==> flow/design.v <==
module day07p1_top ( 
    input logic clk_i,
    input logic rst_ni,
    input logic valid_i,
    input logic field_i,
    input logic eol_i,
    output logic [15:0] result_o,
    output logic ready_o
);
typedef enum logic [2:0] { 
    Start,
    InitialTachyon,
    ProcessTachyon,
    IdleSplitter,
    ProcessSplitter
} state_t;
state_t state_q, state_d;
logic eol_q, eol_d;
logic field_q, field_d;
logic [15:0] beam_splits_q, beam_splits_d;
logic [7:0] board_width_q, board_width_d;
logic [7:0] index_q, index_d;
logic [149:0] current_state_q, current_state_d;
logic [149:0] next_state_q, next_state_d;
always_comb begin
    state_d = state_q;
    eol_d = eol_q;
    field_d = field_q;
    beam_splits_d = beam_splits_q;
    board_width_d = board_width_q;
    index_d = index_q;
    current_state_d = current_state_q;
    next_state_d = next_state_q;
    case(state_q)
        Start: begin
            state_d = InitialTachyon;
        end
        InitialTachyon, IdleSplitter: begin
            if (valid_i == 1'b1) begin
                state_d = (state_q == InitialTachyon ? ProcessTachyon : ProcessSplitter);
                field_d = eol_i == 1'b0 ? field_i : 1'b0;
                eol_d = eol_i;
            end
        end
        ProcessTachyon: begin
            if(field_q == 1'b1) begin
                current_state_d = current_state_q + (150'b1 << board_width_q);
            end
            if(eol_q == 1'b1) begin
                state_d = IdleSplitter;
            end else begin
                state_d = InitialTachyon;
                board_width_d = board_width_q + 1;
            end
        end
        ProcessSplitter: begin
            if (eol_q == 1'b1) begin
                index_d = 8'b0;
                current_state_d = next_state_q;
                next_state_d = 150'b0;
            end else begin
                if((((current_state_q & (150'b1 << index_q) ) >> index_q ) & ({149'b0, field_q})) == 150'b1) begin
                    if(index_q == 8'b0) begin
                        next_state_d = next_state_q | 150'b10;
                    end else if(index_q == (board_width_q - 1)) begin
                        next_state_d = next_state_q | 150'b10;
                    end else begin
                        next_state_d = next_state_q | (150'b101 << (index_q - 1));
                    end
                    beam_splits_d = beam_splits_q + 1;
                end else if(((current_state_q & (150'b1 << index_q)) >> index_q) == 150'b1) begin
                    next_state_d = next_state_q | (150'b1 << index_q);
                end
                index_d = index_q + 8'b1;
            end
            state_d = IdleSplitter;
        end
        default: begin
            state_d = Start;
            field_d = 1'b0;
            eol_d = 1'b0;
            beam_splits_d = 16'b0;
            board_width_d = 8'b0;
            index_d = 8'b0;
            current_state_d = 150'b0;
            next_state_d = 150'b0;
        end
    endcase
end
always_ff @( posedge clk_i, negedge rst_ni ) begin
    if(rst_ni == 1'b0) begin
        state_q <= Start;
        field_q <= 1'b0;
        eol_q <= 1'b0;
        beam_splits_q <= 16'b0;
        board_width_q <= 8'b0;
        index_q <= 8'b0;
        current_state_q <= 150'b0;
        next_state_q <= 150'b0;
    end else begin
        state_q <= state_d;
        field_q <= field_d;
        eol_q <= eol_d;
        beam_splits_q <= beam_splits_d;
        board_width_q <= board_width_d;
        index_q <= index_d;
        current_state_q <= current_state_d;
        next_state_q <= next_state_d;
    end
end
assign result_o = beam_splits_q;
assign ready_o = (state_q == InitialTachyon || state_q == IdleSplitter);
endmodule
======== Step by step through the tools: day07p1_top ========
What the tools print for day07p1_top, step after step.
Line numbers count from 1 in the design file above.
Library cell names are shortened.
A cell with - has no value.
set-up
  design top .............................. day07p1_top
  clock input ............................. clk_i
  cell library ............................ sky130hd
  library corner .......................... tt_025C_1v80

======== Elaborated design ========
Counts by Yosys on the flattened word-level netlist (proc, flatten, opt, wreduce; memories kept). Register bits leave out memories and registers merged into their read ports (data or address). Print and check cells are left out. Cells with the same type and inputs are merged into one.
bit counts
  input port bits ......................... 5
  ROM bits ................................ 0
  bits in latches ......................... 0
  elaborated cells ........................ 82
  memory cells ............................ 0
  word width x clocked read ports ......... 0
  flip-flop bits (word level) ............. 337
  memory bits (writable) .................. 0
cells by class
  $add $sub $neg .......................... 6
  bitwise logic cells ..................... 8
  shift operators ......................... 4
  reduce/logical cells .................... 14
  magnitude comparators ................... 0
  mux-type cells .......................... 25
  multiply operators ...................... 0
  divide/modulo/power cells ............... 0
  equality and inequality tests ........... 16
operator list
  operator                                                        count
  150-bit two-way mux                                             7
  150-bit case mux with 3-bit select                              1
  1-bit by 8-bit << shifter with 150-bit output with constant A   2
  150-bit by 1-bit == test with 1-bit output with constant B      2
  150-bit bitwise OR                                              2
  150-bit case mux with 2-bit select                              1
  150-bit by 1-bit bitwise AND with 150-bit output                1
  150-bit adder                                                   1
  150-bit bitwise AND                                             1
  150-bit by 8-bit >> shifter with 150-bit output                 1
  3-bit by 32-bit << shifter with 150-bit output with constant A  1
  8-bit by 32-bit == test with 1-bit output                       1
  16-bit case mux with 2-bit select                               1
  8-bit case mux with 2-bit select                                2
  16-bit two-way mux                                              2
  8-bit by 1-bit subtractor with 9-bit output with constant B     2
  16-bit by 1-bit adder with 16-bit output with constant B        1
  8-bit by 1-bit adder with 8-bit output with constant B          2
  8-bit two-way mux                                               2
  2-bit inequality test with constant B                           6
  4-bit inequality test with constant B                           3
  3-bit case mux with 4-bit select                                1
  4-bit OR reduction                                              2
  8-bit logical NOT                                               1
  2-bit AND reduction                                             3
  3-bit by 2-bit == test with 1-bit output with constant B        2
  3-bit AND reduction                                             2
  3-bit OR reduction                                              2
Other operator kinds: 11; their cells: 18.

======== Longest topological paths ========
Depth = most cells in a row (Yosys ltp): at word level without a register or memory, in the mapped netlist without a sequential cell, where the memories' decode and read muxes count.
logic depth
  depth after elaboration ................. 8
  ABC_AREA ................................ 0
  depth in mapped cells ................... 27
  mapped depth without buffers ............ 21

======== Synthesis result ========
The flow's flattened synthesis, as Yosys stat reports it; memories are mapped. The netlist is that of the ABC_AREA named above (0 if unset); the other value can give another one.
The area totals of this step are shown rounded.
cell types
  cell      count  area in all (um^2)
  dfrtp_1   338    8.46E+03
  nor2_1    668    2.51E+03
  a21oi_1   472    2.36E+03
  ha_1      164    2.05E+03
  o21ai_0   385    1.93E+03
  nand2_1   390    1.46E+03
  a221oi_1  132    1.16E+03
  xnor2_1   121    1.06E+03
  clkbuf_1  246    923.386
  nand4_1   138    863.328
  nand3_1   138    690.662
  xor2_1    62     543.021
  a21o_1    64     480.461
  a22oi_1   56     420.403
  and3_1    58     362.848
  nor3_1    71     355.341
  o21bai_1  45     337.824
  buf_2     63     315.302
Not listed: further types 95, cells in them 831.
mapped netlist
  cell area after synthesis ............... 32500 um^2
  flip-flops .............................. 339
  cell count .............................. 4442

======== Path before layout ========
Path of least setup slack by OpenSTA after synthesis, without wires, with an ideal clock, recovery checks aside; 20% of the period is set as input and as output delay. Where synthesis merged equal registers, the netlist keeps one of their names.
timing post-synthesis
  path type ............................... flip-flop to flip-flop
  start point ............................. register index_q[0]
  end point ............................... register beam_splits_q[15]
  arrival time ............................ 5.014 ns
  path buffers ............................ 9
  path slack .............................. 0.867 ns
  stages on the path ...................... 24
  clock period ............................ 6.0 ns
  delay of the path ....................... 5.132 ns
  synthesis period reached ................ 5.133 ns
"delay of the path" is the arrival time less input delay plus setup time.
"stages on the path": output pins that drive a net of the path, with the launching flip-flop's if there is one; two outputs of one cell count as two.
"synthesis period reached" = period - worst setup slack (recovery checks aside). The figure is calculated, with input and output delays left at 20% of the set period.
Between the ends stands the longest chain of elaborated cells between them, by number of cells; it is not shown to be the way that was timed. Of several equally long chains one is given.
A line is the first line of the expression or statement that the cell stems from. Yosys adds cells for indexed reads and writes and turns some case tables into memories.
on the way, post-synthesis
  path through ............................ dfrtp_1 buf_2 buf_4 inv_1 buf_2 buf_2 buf_1 buf_1 ha_1 clkbuf_1 clkbuf_1 a41oi_1 a2111o_1 a311o_1 nor4_4 nor2_1 nor4_2 o21ai_2 or2_1 buf_2 nor3_2 nand3_1 xnor2_1 and2b_1
  length of the longest elaborated chain .. 8
RTL lines, path post-synthesis
  what                                              line  RTL
  from (decl)                                       22    logic [7:0] index_q, index_d;
  from (assign)                                     97    index_q <= 8'b0;
  from (assign)                                     106   index_q <= index_d;
  1-bit by 8-bit << shifter with 150-bit output     62    if((((current_state_q & (150'b1 << index_q) ) >> index_q ) & ({149'b0, field_q})) == 150'b1) begin
  150-bit bitwise AND                               62
  150-bit by 8-bit >> shifter with 150-bit output   62
  150-bit by 1-bit bitwise AND with 150-bit output  62
  150-bit by 1-bit == test with 1-bit output        62
  16-bit two-way mux                                62
  16-bit two-way mux                                57    if (eol_q == 1'b1) begin
  16-bit case mux with 2-bit select                 34    case(state_q)
  to (assign)                                       95    beam_splits_q <= 16'b0;
  to (assign)                                       104   beam_splits_q <= beam_splits_d;
  to (decl)                                         20    logic [15:0] beam_splits_q, beam_splits_d;

======== Worst path after layout ========
From the final timing report of entry D: the path of least setup slack in the routed layout; clock arrival at registers is part of the times.
timing after layout
  path type ............................... flip-flop to flip-flop
  start point ............................. register index_q[1]
  end point ............................... register next_state_q[85]
  arrival time ............................ 6.03 ns
  clock period ............................ 5.88 ns
  path buffers ............................ 3
  stages on the path ...................... 19
  path slack .............................. 0.38 ns
Between the ends stands the longest chain of elaborated cells between them, by number of cells; it is not shown to be the way that was timed. Of several equally long chains one is given.
on the way, after layout
  path through ............................ dfrtp_4 inv_2 ha_1 and4b_1 buf_4 a221oi_1 a211oi_1 or4_1 a21oi_1 nor4_4 nand2b_1 a31oi_4 nor2_1 a21oi_4 nor3_4 buf_4 nand2_1 buf_4 o221ai_1
  length of the longest elaborated chain .. 8
RTL lines, path after layout
  what                                            line  RTL
  from (decl)                                     22    logic [7:0] index_q, index_d;
  from (assign)                                   97    index_q <= 8'b0;
  from (assign)                                   106   index_q <= index_d;
  8-bit by 1-bit subtractor with 9-bit output     68    next_state_d = next_state_q | (150'b101 << (index_q - 1));
  3-bit by 32-bit << shifter with 150-bit output  68
  150-bit bitwise OR                              68
  150-bit two-way mux                             65    end else if(index_q == (board_width_q - 1)) begin
  150-bit two-way mux                             63    if(index_q == 8'b0) begin
  150-bit two-way mux                             62    if((((current_state_q & (150'b1 << index_q) ) >> index_q ) & ({149'b0, field_q})) == 150'b1) begin
  150-bit two-way mux                             57    if (eol_q == 1'b1) begin
  150-bit case mux with 2-bit select              34    case(state_q)
  to (assign)                                     99    next_state_q <= 150'b0;
  to (assign)                                     108   next_state_q <= next_state_d;
  to (decl)                                       24    logic [149:0] next_state_q, next_state_d;

FLOW RESULTS
============

Measured results for day07p1_top: 5 stored runs of the Yosys and OpenROAD flow on sky130hd. The settings differ; the order carries no meaning. The constraints put input and output delay at 20% of the set period each and load the outputs with 0.01 pF.
By "achieved clock period" is meant the clock period of the run minus its worst setup slack. This is arithmetic on one report: input and output delays are still those of the set period (20% each).
"worst path time" = time allowed to the worst setup path (clock period - input delay - output delay, where it has them) - its slack; a late launch clock adds to it, a late capture clock takes from it.
"total power of the final layout" is the tool's figure for a default switching activity; nothing was simulated.
Measured values are rounded.

---- entry A ----
settings
  CELL_PAD_IN_SITES_DETAIL_PLACEMENT = 2
  CELL_PAD_IN_SITES_GLOBAL_PLACEMENT = 1
  CORE_ASPECT_RATIO = 0.75
  CORE_MARGIN = 9
  CORE_UTILIZATION = 55
  CTS_CLUSTER_DIAMETER = 79
  GPL_ROUTABILITY_DRIVEN = 1
  SETUP_SLACK_MARGIN = 0.14
  SLEW_MARGIN = 15
  TNS_END_PERCENT = 100
  period_ns = 3.34
  CAP_MARGIN = 20
results
  no results, placement failed with DPL-0033

---- entry B ----
settings
  CAP_MARGIN = 30
  CORE_ASPECT_RATIO = 0.56
  CORE_MARGIN = 10
  CTS_CLUSTER_DIAMETER = 61
  CTS_CLUSTER_SIZE = 30
  GPL_ROUTABILITY_DRIVEN = 0
  HOLD_SLACK_MARGIN = 0.08
  MIN_ROUTING_LAYER = met2
  PLACE_DENSITY_LB_ADDON = 0.28
  SLEW_MARGIN = 10
  TNS_END_PERCENT = 35
  period_ns = 3.48
  CORE_UTILIZATION = 40
results
  no results, routing failed with GRT-0116

---- entry C ----
settings
  CAP_MARGIN = 30
  CORE_ASPECT_RATIO = 1.45
  CORE_UTILIZATION = 70
  GPL_TIMING_DRIVEN = 1
  MAX_ROUTING_LAYER = met5
  PLACE_DENSITY_LB_ADDON = 0.03
  SETUP_SLACK_MARGIN = -0.36
  TNS_END_PERCENT = 55
  period_ns = 3.77
  CORE_MARGIN = 2
  SLEW_MARGIN = 20
results
  no results, clock tree synthesis failed with DPL-0038

---- entry D ----
settings
  CORE_UTILIZATION = 40
  SETUP_SLACK_MARGIN = 0.32
  period_ns = 5.88
  CAP_MARGIN = 20
  CORE_MARGIN = 2
  SLEW_MARGIN = 20
results
  netlist area reported by Yosys .......... 32500 um^2
  total die area .......................... 83600 um^2
  standard-cell area of the final layout .. 37600 um^2
  final utilization ....................... 46.7%
  worst setup slack after layout .......... 0.379 ns
  total negative slack on setup checks .... 0.000 ns
  post-route worst hold slack ............. 0.503 ns
  total power of the final layout ......... 11.7 mW
  achieved clock period ................... 5.501 ns
  worst path time ......................... 5.50 ns
  class of the worst setup path ........... flip-flop to flip-flop

---- entry E ----
settings
  ABC_AREA = 0
  CAP_MARGIN = 20
  CELL_PAD_IN_SITES_DETAIL_PLACEMENT = 2
  CORE_MARGIN = 8
  CORE_UTILIZATION = 35
  CTS_CLUSTER_DIAMETER = 151
  GPL_ROUTABILITY_DRIVEN = 0
  MAX_ROUTING_LAYER = met4
  MIN_ROUTING_LAYER = met1
  PLACE_DENSITY_LB_ADDON = 0.15
  SLEW_MARGIN = 5
  period_ns = 4.11
results
  no results, clock tree synthesis failed with DPL-0033
